==> flow/design.v <==
module datapath (
    part,
    clock,
    value,
    positive,
    reset,
    counter,
    result
);
    input part;
    input clock;
    input [15:0] value;
    input positive;
    input reset;
    output [15:0] counter;
    output [15:0] result;
    wire [15:0] _65 = 16'b0000000000000000;
    wire [15:0] _64 = 16'b0000000000000000;
    wire _102;
    wire _100;
    wire _101;
    wire _103;
    wire [15:0] _104;
    wire _96;
    wire _92;
    wire _93;
    wire _90;
    wire _91;
    wire _94;
    wire _95;
    wire _97;
    wire [15:0] _98;
    wire _86;
    wire _84;
    wire _81;
    wire _82;
    wire _79;
    wire _80;
    wire _83;
    wire _85;
    wire _87;
    wire [15:0] _88;
    wire [41:0] _73 = 42'b000000000000000000000010100011110101110001;
    wire [25:0] _71 = 26'b00000000000000000000000000;
    wire [41:0] _72;
    wire [83:0] _74;
    wire [57:0] _75;
    wire [25:0] _70 = 26'b00000000000000000000000000;
    wire [83:0] _76;
    wire [15:0] _77;
    wire [15:0] _78;
    wire [15:0] _89;
    wire [15:0] _99;
    wire [15:0] _105;
    wire [15:0] _67 = 16'b0000000000000001;
    wire [15:0] _68;
    wire [15:0] _62 = 16'b0000000000000000;
    wire [15:0] _58 = 16'b0000000001100100;
    wire [41:0] _53 = 42'b000000000000000000000010100011110101110001;
    wire [25:0] _51 = 26'b00000000000000000000000000;
    wire [41:0] _52;
    wire [83:0] _54;
    wire [57:0] _55;
    wire [25:0] _50 = 26'b00000000000000000000000000;
    wire [83:0] _56;
    wire [15:0] _57;
    wire [31:0] _59;
    wire [15:0] _60;
    wire [15:0] _48 = 16'b0000000000110010;
    wire [15:0] _44 = 16'b0000000001100100;
    wire [41:0] _39 = 42'b000000000000000000000010100011110101110001;
    wire [25:0] _37 = 26'b00000000000000000000000000;
    wire [41:0] _38;
    wire [83:0] _40;
    wire [57:0] _41;
    wire [25:0] _36 = 26'b00000000000000000000000000;
    wire [83:0] _42;
    wire [15:0] _43;
    wire [31:0] _45;
    wire [15:0] _46;
    wire [15:0] _34;
    wire [15:0] _29 = 16'b0000000001100100;
    wire [41:0] _24 = 42'b000000000000000000000010100011110101110001;
    wire [25:0] _22 = 26'b00000000000000000000000000;
    wire [41:0] _23;
    wire [83:0] _25;
    wire [57:0] _26;
    wire [25:0] _21 = 26'b00000000000000000000000000;
    wire [83:0] _27;
    wire [15:0] _28;
    wire [31:0] _30;
    wire [15:0] _31;
    wire [15:0] _32;
    wire [15:0] _19 = 16'b0000000001100100;
    wire [15:0] _20;
    wire [15:0] _33;
    wire [15:0] _35;
    wire [15:0] _47;
    wire [15:0] _49;
    wire [15:0] _61;
    wire _63;
    wire [15:0] _69;
    wire _2;
    wire [15:0] _106;
    wire [15:0] _107;
    wire [15:0] _3;
    reg [15:0] _66;
    wire vdd = 1'b1;
    wire [15:0] _16 = 16'b0000000000000000;
    wire [15:0] _15 = 16'b0000000000000000;
    wire _6;
    wire [15:0] _137 = 16'b0000000000110010;
    wire [15:0] _133 = 16'b0000000001100100;
    wire [41:0] _128 = 42'b000000000000000000000010100011110101110001;
    wire [25:0] _126 = 26'b00000000000000000000000000;
    wire [41:0] _127;
    wire [83:0] _129;
    wire [57:0] _130;
    wire [25:0] _125 = 26'b00000000000000000000000000;
    wire [83:0] _131;
    wire [15:0] _132;
    wire [31:0] _134;
    wire [15:0] _135;
    wire [15:0] _123;
    wire [15:0] _118 = 16'b0000000001100100;
    wire [41:0] _113 = 42'b000000000000000000000010100011110101110001;
    wire [25:0] _111 = 26'b00000000000000000000000000;
    wire [41:0] _112;
    wire [83:0] _114;
    wire [57:0] _115;
    wire [25:0] _110 = 26'b00000000000000000000000000;
    wire [83:0] _116;
    wire [15:0] _117;
    wire [31:0] _119;
    wire [15:0] _120;
    wire [15:0] _8;
    wire [15:0] _121;
    wire [15:0] _108 = 16'b0000000001100100;
    wire [15:0] _109;
    wire [15:0] _122;
    wire _10;
    wire [15:0] _124;
    wire [15:0] _136;
    wire _12;
    wire [15:0] _138;
    wire [15:0] _13;
    reg [15:0] _18;
    assign _102 = _49 == _62;
    assign _100 = _18 == _62;
    assign _101 = ~ _100;
    assign _103 = _101 & _102;
    assign _104 = _103 ? _67 : _62;
    assign _96 = _49 < _18;
    assign _92 = _49 == _62;
    assign _93 = ~ _92;
    assign _90 = _18 == _62;
    assign _91 = ~ _90;
    assign _94 = _91 & _93;
    assign _95 = _94 & _10;
    assign _97 = _95 & _96;
    assign _98 = _97 ? _67 : _62;
    assign _86 = _18 < _49;
    assign _84 = ~ _10;
    assign _81 = _49 == _62;
    assign _82 = ~ _81;
    assign _79 = _18 == _62;
    assign _80 = ~ _79;
    assign _83 = _80 & _82;
    assign _85 = _83 & _84;
    assign _87 = _85 & _86;
    assign _88 = _87 ? _67 : _62;
    assign _72 = { _71, _8 };
    assign _74 = _72 * _73;
    assign _75 = _74[83:26];
    assign _76 = { _70, _75 };
    assign _77 = _76[15:0];
    assign _78 = _66 + _77;
    assign _89 = _78 + _88;
    assign _99 = _89 + _98;
    assign _105 = _99 + _104;
    assign _68 = _66 + _67;
    assign _52 = { _51, _49 };
    assign _54 = _52 * _53;
    assign _55 = _54[83:26];
    assign _56 = { _50, _55 };
    assign _57 = _56[15:0];
    assign _59 = _57 * _58;
    assign _60 = _59[15:0];
    assign _38 = { _37, _35 };
    assign _40 = _38 * _39;
    assign _41 = _40[83:26];
    assign _42 = { _36, _41 };
    assign _43 = _42[15:0];
    assign _45 = _43 * _44;
    assign _46 = _45[15:0];
    assign _34 = _18 + _32;
    assign _23 = { _22, _8 };
    assign _25 = _23 * _24;
    assign _26 = _25[83:26];
    assign _27 = { _21, _26 };
    assign _28 = _27[15:0];
    assign _30 = _28 * _29;
    assign _31 = _30[15:0];
    assign _32 = _8 - _31;
    assign _20 = _18 + _19;
    assign _33 = _20 - _32;
    assign _35 = _10 ? _34 : _33;
    assign _47 = _35 - _46;
    assign _49 = _12 ? _48 : _47;
    assign _61 = _49 - _60;
    assign _63 = _61 == _62;
    assign _69 = _63 ? _68 : _66;
    assign _2 = part;
    assign _106 = _2 ? _105 : _69;
    assign _107 = _12 ? _62 : _106;
    assign _3 = _107;
    always @(posedge _6) begin
        _66 <= _3;
    end
    assign _6 = clock;
    assign _127 = { _126, _124 };
    assign _129 = _127 * _128;
    assign _130 = _129[83:26];
    assign _131 = { _125, _130 };
    assign _132 = _131[15:0];
    assign _134 = _132 * _133;
    assign _135 = _134[15:0];
    assign _123 = _18 + _121;
    assign _112 = { _111, _8 };
    assign _114 = _112 * _113;
    assign _115 = _114[83:26];
    assign _116 = { _110, _115 };
    assign _117 = _116[15:0];
    assign _119 = _117 * _118;
    assign _120 = _119[15:0];
    assign _8 = value;
    assign _121 = _8 - _120;
    assign _109 = _18 + _108;
    assign _122 = _109 - _121;
    assign _10 = positive;
    assign _124 = _10 ? _123 : _122;
    assign _136 = _124 - _135;
    assign _12 = reset;
    assign _138 = _12 ? _137 : _136;
    assign _13 = _138;
    always @(posedge _6) begin
        _18 <= _13;
    end
    assign counter = _18;
    assign result = _66;
endmodule
Lab notebook: datapath

-- Tool chain data of datapath
Each step is given for the RTL above and for the edited RTL.
"before" refers to lines of the RTL above, "after" to lines of the edited file.
"change": "after" minus "before" as printed here.
Cell names lack the library's common part.
Not given: --
- design top: datapath
- clock input: clock
- standard-cell library: sky130hd
- corner: tt_025C_1v80

-- Diff
The edit as a unified diff against the file above.
This change comes from a script, not from a designer. The edited design behaves differently; no optimisation was intended.
begin of diff
@@ -187,5 +187,7 @@
     assign _59 = _57 * _58;
     assign _60 = _59[15:0];
-    assign _38 = { _37, _35 };
+    reg [41:0] _38_q;
+    always @(posedge clock) _38_q <= { _37, _35 };
+    assign _38 = _38_q;
     assign _40 = _38 * _39;
     assign _41 = _40[83:26];
end of diff

-- After elaboration
Source: Yosys, flattened and elaborated, memories not mapped. Widths are those after wreduce. Registers that Yosys merges into a memory's read port (data or address) are not register bits. Print and check cells do not count. Equal cells are merged and count once.
- storage and ports (element ; before ; after ; change):
    memories ; 0 ; 0 ; 0
    cells after elaboration ; 41 ; 45 ; +4
    register bits after elaboration ; 32 ; 48 ; +16
    clocked read ports x word width ; 0 ; 0 ; 0
    latch bits ; 0 ; 0 ; 0
    ROM bits ; 0 ; 0 ; 0
    RAM bits ; 0 ; 0 ; 0
    input port bits ; 20 ; 20 ; 0
    output and inout port bits ; 32 ; 32 ; 0
- operators by class (element ; before ; after ; change):
    eq/ne operators ; 0 ; 0 ; 0
    add/sub/neg operators ; 11 ; 12 ; +1
    multiply operators ; 6 ; 8 ; +2
    bitwise logic cells ; 9 ; 9 ; 0
    reductions and logical operators ; 4 ; 4 ; 0
    order comparisons ; 2 ; 2 ; 0
    shift operators ; 0 ; 0 ; 0
    multiplexer cells ; 7 ; 7 ; 0
    div/mod/pow operators ; 0 ; 0 ; 0
- operators by type and width (cell ; before ; after ; change):
    16-bit subtractor ; 4 ; 5 ; +1
    10-bit by 5-bit multiplier with 14-bit output (second input constant) ; 3 ; 4 ; +1
    16-bit by 20-bit multiplier with 36-bit output (second input constant) ; 3 ; 4 ; +1
    1-bit AND ; 6 ; 6 ; 0
    16-bit 2-to-1 mux ; 4 ; 4 ; 0
    16-bit by 1-bit adder with 16-bit output ; 3 ; 3 ; 0
    16-bit logical NOT ; 3 ; 3 ; 0
    1-bit 2-to-1 mux ; 3 ; 3 ; 0
    1-bit NOT ; 3 ; 3 ; 0
    16-bit adder ; 2 ; 2 ; 0
    16-bit less-than comparator ; 2 ; 2 ; 0
    16-bit by 1-bit adder with 16-bit output (second input constant) ; 1 ; 1 ; 0
    16-bit by 7-bit adder with 16-bit output (second input constant) ; 1 ; 1 ; 0
    2-bit nonzero test ; 1 ; 1 ; 0

-- Depth
Longest topological path by Yosys (ltp), each cell counted once; first at word level (registers and memories cut), then after technology mapping (sequential cells cut; the memories' decode and read muxes count).
- logic depth (element ; before ; after ; change):
    depth in word-level cells ; 19 ; 17 ; -2
    ABC_AREA ; 0 ; 0 ; --
    gate-level depth with buffers ; 143 ; 101 ; -42
    gate-level depth less buffers ; 142 ; 99 ; -43

-- Netlist
Source: synth_stat.txt of the flow (Yosys; design flattened, memories mapped). It holds for the ABC_AREA given above (unset counts as 0); a run with the other value may have another netlist.
- cells by type (cell ; before ; after ; change):
    ha_1 ; 631 ; 818 ; +187
    inv_1 ; 613 ; 787 ; +174
    fa_1 ; 318 ; 423 ; +105
    nor2_1 ; 86 ; 120 ; +34
    o21ai_0 ; 58 ; 90 ; +32
    dfxtp_1 ; 32 ; 48 ; +16
    nand2_1 ; 58 ; 73 ; +15
    xnor2_1 ; 86 ; 100 ; +14
    nand2b_1 ; 39 ; 26 ; -13
    a21boi_0 ; 6 ; 18 ; +12
    xor2_1 ; 27 ; 37 ; +10
    nor2b_1 ; 15 ; 25 ; +10
    and3_1 ; 14 ; 23 ; +9
    nor3_1 ; 33 ; 41 ; +8
    a31oi_1 ; 12 ; 4 ; -8
    o21a_1 ; 22 ; 28 ; +6
    or3_1 ; 16 ; 10 ; -6
    o211ai_1 ; 7 ; 13 ; +6
Not every row of either side is listed.
- mapped netlist (element ; before ; after ; change):
    standard cells after synthesis ; 2472 ; 3089 ; +617
    sequential part of the area (µm²) ; 640.6 ; 960.9 ; +320.3
    buffer cells ; 15 ; 14 ; -1
    synthesis area (µm²) ; 22760.6 ; 28915.2 ; +6154.6
    flip-flop cells ; 32 ; 48 ; +16

-- Path before layout
OpenSTA on the mapped netlist: ideal clock, no wires. The path of least setup slack (recovery checks aside). Input and output delay are each 20% of the period. Register names are those of the netlist, which keeps one name where synthesis merged equal registers.
- timing post-synthesis (element ; before ; after ; change):
    path kind ; input to register ; input to register ; --
    start ; input value[4] ; input value[4] ; --
    end ; register _66[14] ; register _66[13] ; --
    path delay (ns) ; 30.424 ; 20.928 ; -9.496
    launch time at the first pin (ns) ; 8.400 ; 8.400 ; 0.000
    period (ns) ; 42.0 ; 42.0 ; 0.0
    library setup time (ns) ; 0.070 ; 0.127 ; +0.057
    required time (ns) ; 41.930 ; 41.873 ; -0.057
    stages on the path ; 134 ; 89 ; -45
    data arrival time (ns) ; 38.754 ; 29.201 ; -9.553
    external input delay (ns) ; 8.400 ; 8.400 ; 0.000
    buffers on the path ; 1 ; 1 ; 0
    setup slack (ns) ; 3.176 ; 12.672 ; +9.496
    synthesis period reached (ns) ; 38.824 ; 29.328 ; -9.496
"path delay" = arrival - input delay + setup time.
"stages on the path" counts driving pins, that of a launching flip-flop among them; a cell with two outputs on the path counts twice.
"synthesis period reached" is the clock period less the worst setup slack; recovery checks do not enter. This is arithmetic on one report: input and output delays are still those of the set period (20% each).
The rows between start and end are the longest chain of elaborated cells between them; the timing report does not say that the signal goes this way. Where chains are equally long, one stands for them.
A line is the first line of the expression or statement that the cell stems from. Yosys adds cells for indexed reads and writes and turns some case tables into memories.
On the way, post-synthesis, before:
- path through: fa_1 > inv_1 > fa_1 > fa_1 > inv_1 > fa_1 > fa_1 > inv_1 > fa_1 > inv_1 > ha_1 > or4_1 > a21oi_1 > o21ai_1 > o21a_1 > o21ai_0 > nand2b_1 > a21oi_1 > (+98 left out) > o21ai_0 > nand2b_1 > a21o_1 > a21oi_1 > xor2_1 > ha_1 > inv_1 > a222oi_1 > o2111ai_1 > nor4_1 > nand4_1 > or4_1 > a2111o_1 > or4_4 > buf_6 > o41a_1 > or3_1 > a21oi_1
- cells in the longest elaborated chain: 19
- elaborated cells between the ends (all ways): 34
- classes of those cells: add/sub (9); mul (6); compare (2); mux (7); logic (7); reduce/logical (3)
- ends and longest elaborated chain, post-synthesis, before (element ; RTL line ; text):
    start: declaration ; 12 ; input [15:0] value;
    16-bit by 20-bit multiplier with 36-bit output ; 198 ; assign _25 = _23 * _24;
    10-bit by 5-bit multiplier with 14-bit output ; 202 ; assign _30 = _28 * _29;
    16-bit subtractor ; 204 ; assign _32 = _8 - _31;
    16-bit subtractor ; 206 ; assign _33 = _20 - _32;
    16-bit 2-to-1 mux ; 207 ; assign _35 = _10 ? _34 : _33;
    16-bit by 20-bit multiplier with 36-bit output ; 190 ; assign _40 = _38 * _39;
    10-bit by 5-bit multiplier with 14-bit output ; 194 ; assign _45 = _43 * _44;
    (+5 left out) ; -- ;
    1-bit AND ; 169 ; assign _85 = _83 & _84;
    1-bit AND ; 170 ; assign _87 = _85 & _86;
    1-bit 2-to-1 mux ; 171 ; assign _88 = _87 ? _67 : _62;
    16-bit by 1-bit adder with 16-bit output ; 178 ; assign _89 = _78 + _88;
    16-bit by 1-bit adder with 16-bit output ; 179 ; assign _99 = _89 + _98;
    16-bit by 1-bit adder with 16-bit output ; 180 ; assign _105 = _99 + _104;
    16-bit 2-to-1 mux ; 214 ; assign _106 = _2 ? _105 : _69;
    end: assignment ; 218 ; _66 <= _3;
    end: declaration ; 107 ; reg [15:0] _66;
Nets of the timed path that keep an RTL name, with a line that drives or declares them; the list need not be complete.
- nets with RTL names, path post-synthesis, before (net ; RTL line ; text):
    _13[15] ; 244 ; assign _138 = _12 ? _137 : _136;
On the way, post-synthesis, after:
- path through: fa_1 > inv_1 > fa_1 > inv_1 > fa_1 > fa_1 > fa_1 > inv_1 > fa_1 > inv_1 > ha_1 > nand4_1 > or4_1 > a211oi_1 > o21ai_0 > a21boi_0 > o21a_1 > o21a_1 > (+53 left out) > ha_1 > inv_1 > fa_1 > inv_1 > ha_1 > and2_1 > o21ai_0 > nand2b_1 > a21o_1 > a21oi_1 > xor2_1 > ha_1 > xor2_1 > o41a_1 > nor4_4 > nand4_2 > and3_1 > or3_1
- cells in the longest elaborated chain: 17
- elaborated cells between the ends (all ways): 32
- classes of those cells: add/sub (9); mul (4); compare (2); mux (7); logic (7); reduce/logical (3)
- ends and longest elaborated chain, post-synthesis, after (element ; RTL line ; text):
    start: declaration ; 12 ; input [15:0] value;
    16-bit by 20-bit multiplier with 36-bit output ; 200 ; assign _25 = _23 * _24;
    10-bit by 5-bit multiplier with 14-bit output ; 204 ; assign _30 = _28 * _29;
    16-bit subtractor ; 206 ; assign _32 = _8 - _31;
    16-bit subtractor ; 208 ; assign _33 = _20 - _32;
    16-bit 2-to-1 mux ; 209 ; assign _35 = _10 ? _34 : _33;
    16-bit subtractor ; 210 ; assign _47 = _35 - _46;
    16-bit 2-to-1 mux ; 211 ; assign _49 = _12 ? _48 : _47;
    (+3 left out) ; -- ;
    1-bit AND ; 169 ; assign _85 = _83 & _84;
    1-bit AND ; 170 ; assign _87 = _85 & _86;
    1-bit 2-to-1 mux ; 171 ; assign _88 = _87 ? _67 : _62;
    16-bit by 1-bit adder with 16-bit output ; 178 ; assign _89 = _78 + _88;
    16-bit by 1-bit adder with 16-bit output ; 179 ; assign _99 = _89 + _98;
    16-bit by 1-bit adder with 16-bit output ; 180 ; assign _105 = _99 + _104;
    16-bit 2-to-1 mux ; 216 ; assign _106 = _2 ? _105 : _69;
    end: assignment ; 220 ; _66 <= _3;
    end: declaration ; 107 ; reg [15:0] _66;
- nets with RTL names, path post-synthesis, after (net ; RTL line ; text):
    _124[13] ; 243 ; assign _124 = _10 ? _123 : _122;

-- Worst path after layout
Path of least setup slack in the final report of each run of pair A (OpenROAD, finished layout, wires in). Where an end is a register, its clock arrival counts in the times.
- timing post-layout (element ; before ; after ; change):
    path kind ; input to register ; input to register ; --
    start ; input value[9] ; input value[5] ; --
    end ; register _66[13] ; register _66[13] ; --
    required time (ns) ; 42.21 ; 42.19 ; -0.02
    period (ns) ; 42.0 ; 42.0 ; 0.0
    setup slack (ns) ; 1.57 ; 9.60 ; +8.03
    data arrival time (ns) ; 40.64 ; 32.59 ; -8.05
    launch time at the first pin (ns) ; 8.40 ; 8.40 ; 0.00
    external input delay (ns) ; 8.40 ; 8.40 ; 0.00
    buffers on the path ; 3 ; 1 ; -2
    library setup time (ns) ; 0.07 ; 0.11 ; +0.04
    stages on the path ; 133 ; 89 ; -44
The rows between start and end are the longest chain of elaborated cells between them; the timing report does not say that the signal goes this way. Where chains are equally long, one stands for them.
On the way, post-layout, before:
- path through: clkdlybuf4s50_1 > fa_2 > ha_1 > fa_1 > fa_1 > inv_1 > fa_1 > fa_1 > inv_1 > ha_1 > or4_1 > a21oi_2 > o21ai_1 > o21a_1 > o21ai_0 > nand2b_1 > a21oi_1 > nor2b_1 > (+97 left out) > ha_1 > o21ai_0 > nand2b_1 > a21o_1 > a21oi_2 > xor2_1 > ha_1 > inv_1 > a222oi_1 > o2111ai_1 > nor4_1 > nand4_1 > or4_1 > a2111o_1 > or4_4 > o41a_1 > or3_1 > a21oi_1
- cells in the longest elaborated chain: 19
- elaborated cells between the ends (all ways): 34
- classes of those cells: add/sub (9); mul (6); compare (2); mux (7); logic (7); reduce/logical (3)
- ends and longest elaborated chain, post-layout, before (element ; RTL line ; text):
    start: declaration ; 12 ; input [15:0] value;
    16-bit by 20-bit multiplier with 36-bit output ; 198 ; assign _25 = _23 * _24;
    10-bit by 5-bit multiplier with 14-bit output ; 202 ; assign _30 = _28 * _29;
    16-bit subtractor ; 204 ; assign _32 = _8 - _31;
    16-bit subtractor ; 206 ; assign _33 = _20 - _32;
    16-bit 2-to-1 mux ; 207 ; assign _35 = _10 ? _34 : _33;
    16-bit by 20-bit multiplier with 36-bit output ; 190 ; assign _40 = _38 * _39;
    10-bit by 5-bit multiplier with 14-bit output ; 194 ; assign _45 = _43 * _44;
    (+5 left out) ; -- ;
    1-bit AND ; 169 ; assign _85 = _83 & _84;
    1-bit AND ; 170 ; assign _87 = _85 & _86;
    1-bit 2-to-1 mux ; 171 ; assign _88 = _87 ? _67 : _62;
    16-bit by 1-bit adder with 16-bit output ; 178 ; assign _89 = _78 + _88;
    16-bit by 1-bit adder with 16-bit output ; 179 ; assign _99 = _89 + _98;
    16-bit by 1-bit adder with 16-bit output ; 180 ; assign _105 = _99 + _104;
    16-bit 2-to-1 mux ; 214 ; assign _106 = _2 ? _105 : _69;
    end: assignment ; 218 ; _66 <= _3;
    end: declaration ; 107 ; reg [15:0] _66;
Nets of the timed path that keep an RTL name, with a line that drives or declares them; the list need not be complete.
- nets with RTL names, path post-layout, before (net ; RTL line ; text):
    _13[14] ; 244 ; assign _138 = _12 ? _137 : _136;
On the way, post-layout, after:
- path through: clkdlybuf4s50_1 > fa_1 > inv_1 > fa_1 > inv_1 > fa_1 > fa_1 > fa_1 > inv_1 > fa_1 > inv_1 > ha_1 > nand4_1 > or4_1 > a211oi_1 > o21ai_0 > a21boi_0 > o21a_1 > (+53 left out) > fa_1 > inv_1 > ha_1 > inv_1 > o21ai_0 > and2_1 > o21ai_0 > nand2b_1 > a21o_1 > a21oi_1 > xor2_1 > ha_1 > xor2_1 > o41a_1 > nor4_4 > nand4_2 > and3_1 > or3_1
- cells in the longest elaborated chain: 17
- elaborated cells between the ends (all ways): 32
- classes of those cells: add/sub (9); mul (4); compare (2); mux (7); logic (7); reduce/logical (3)
- ends and longest elaborated chain, post-layout, after (element ; RTL line ; text):
    start: declaration ; 12 ; input [15:0] value;
    16-bit by 20-bit multiplier with 36-bit output ; 200 ; assign _25 = _23 * _24;
    10-bit by 5-bit multiplier with 14-bit output ; 204 ; assign _30 = _28 * _29;
    16-bit subtractor ; 206 ; assign _32 = _8 - _31;
    16-bit subtractor ; 208 ; assign _33 = _20 - _32;
    16-bit 2-to-1 mux ; 209 ; assign _35 = _10 ? _34 : _33;
    16-bit subtractor ; 210 ; assign _47 = _35 - _46;
    16-bit 2-to-1 mux ; 211 ; assign _49 = _12 ? _48 : _47;
    (+3 left out) ; -- ;
    1-bit AND ; 169 ; assign _85 = _83 & _84;
    1-bit AND ; 170 ; assign _87 = _85 & _86;
    1-bit 2-to-1 mux ; 171 ; assign _88 = _87 ? _67 : _62;
    16-bit by 1-bit adder with 16-bit output ; 178 ; assign _89 = _78 + _88;
    16-bit by 1-bit adder with 16-bit output ; 179 ; assign _99 = _89 + _98;
    16-bit by 1-bit adder with 16-bit output ; 180 ; assign _105 = _99 + _104;
    16-bit 2-to-1 mux ; 216 ; assign _106 = _2 ? _105 : _69;
    end: assignment ; 220 ; _66 <= _3;
    end: declaration ; 107 ; reg [15:0] _66;
- nets with RTL names, path post-layout, after (net ; RTL line ; text):
    _124[13] ; 243 ; assign _124 = _10 ? _123 : _122;

-- Flow runs
Both versions went through the flow (Yosys, OpenROAD) with the same settings in each pair. Constraints: input delay and output delay 20% of the set period each, output load 0.01 pF.
Flow settings, pair A:
- noted CORE_UTILIZATION: 40
- period_ns at 42.0
- CAP_MARGIN at 20
- noted CORE_MARGIN: 2
- SLEW_MARGIN: 20
- final reports, pair A (element ; before ; after ; change):
    worst setup slack after layout (ns) ; 1.575 ; 9.601 ; +8.026
    mapped cell area after synthesis (µm²) ; 22760.6 ; 28915.2 ; +6154.6
    worst hold slack (ns) ; 0.512 ; 0.511 ; -0.001
    utilization after layout ; 0.442 ; 0.431 ; -0.011
    area inside the die boundary (µm²) ; 58825.7 ; 74455.3 ; +15629.6
    clock period achieved (ns) ; 40.425 ; 32.399 ; -8.026
    sum of negative setup slack (ns) ; 0.000 ; 0.000 ; 0.000
    standard-cell area after routing (µm²) ; 24890.1 ; 30832.1 ; +5942.0
Flow settings, pair B:
- CELL_PAD_IN_SITES_DETAIL_PLACEMENT: 0
- CELL_PAD_IN_SITES_GLOBAL_PLACEMENT at 2
- noted CORE_UTILIZATION: 21
- GPL_ROUTABILITY_DRIVEN: 0
- MAX_ROUTING_LAYER: met5
- PLACE_DENSITY_LB_ADDON at 0.24
- SETUP_SLACK_MARGIN at 2.22
- noted TNS_END_PERCENT: 55
- period_ns at 30.6
- CAP_MARGIN at 20
- noted CORE_MARGIN: 2
- SLEW_MARGIN: 20
- final reports, pair B (element ; before ; after ; change):
    worst setup slack after layout (ns) ; -5.068 ; 3.074 ; +8.142
    mapped cell area after synthesis (µm²) ; 22760.6 ; 28915.2 ; +6154.6
    worst hold slack (ns) ; 0.497 ; 0.520 ; +0.023
    utilization after layout ; 0.288 ; 0.24 ; -0.048
    area inside the die boundary (µm²) ; 111032.0 ; 140678.0 ; +29646.0
    clock period achieved (ns) ; 35.668 ; 27.526 ; -8.142
    sum of negative setup slack (ns) ; -79.791 ; 0.000 ; +79.791
    standard-cell area after routing (µm²) ; 30898.4 ; 32971.6 ; +2073.2
"clock period achieved" means the clock period less the worst setup slack. The figure is calculated, with input and output delays left at 20% of the set period.
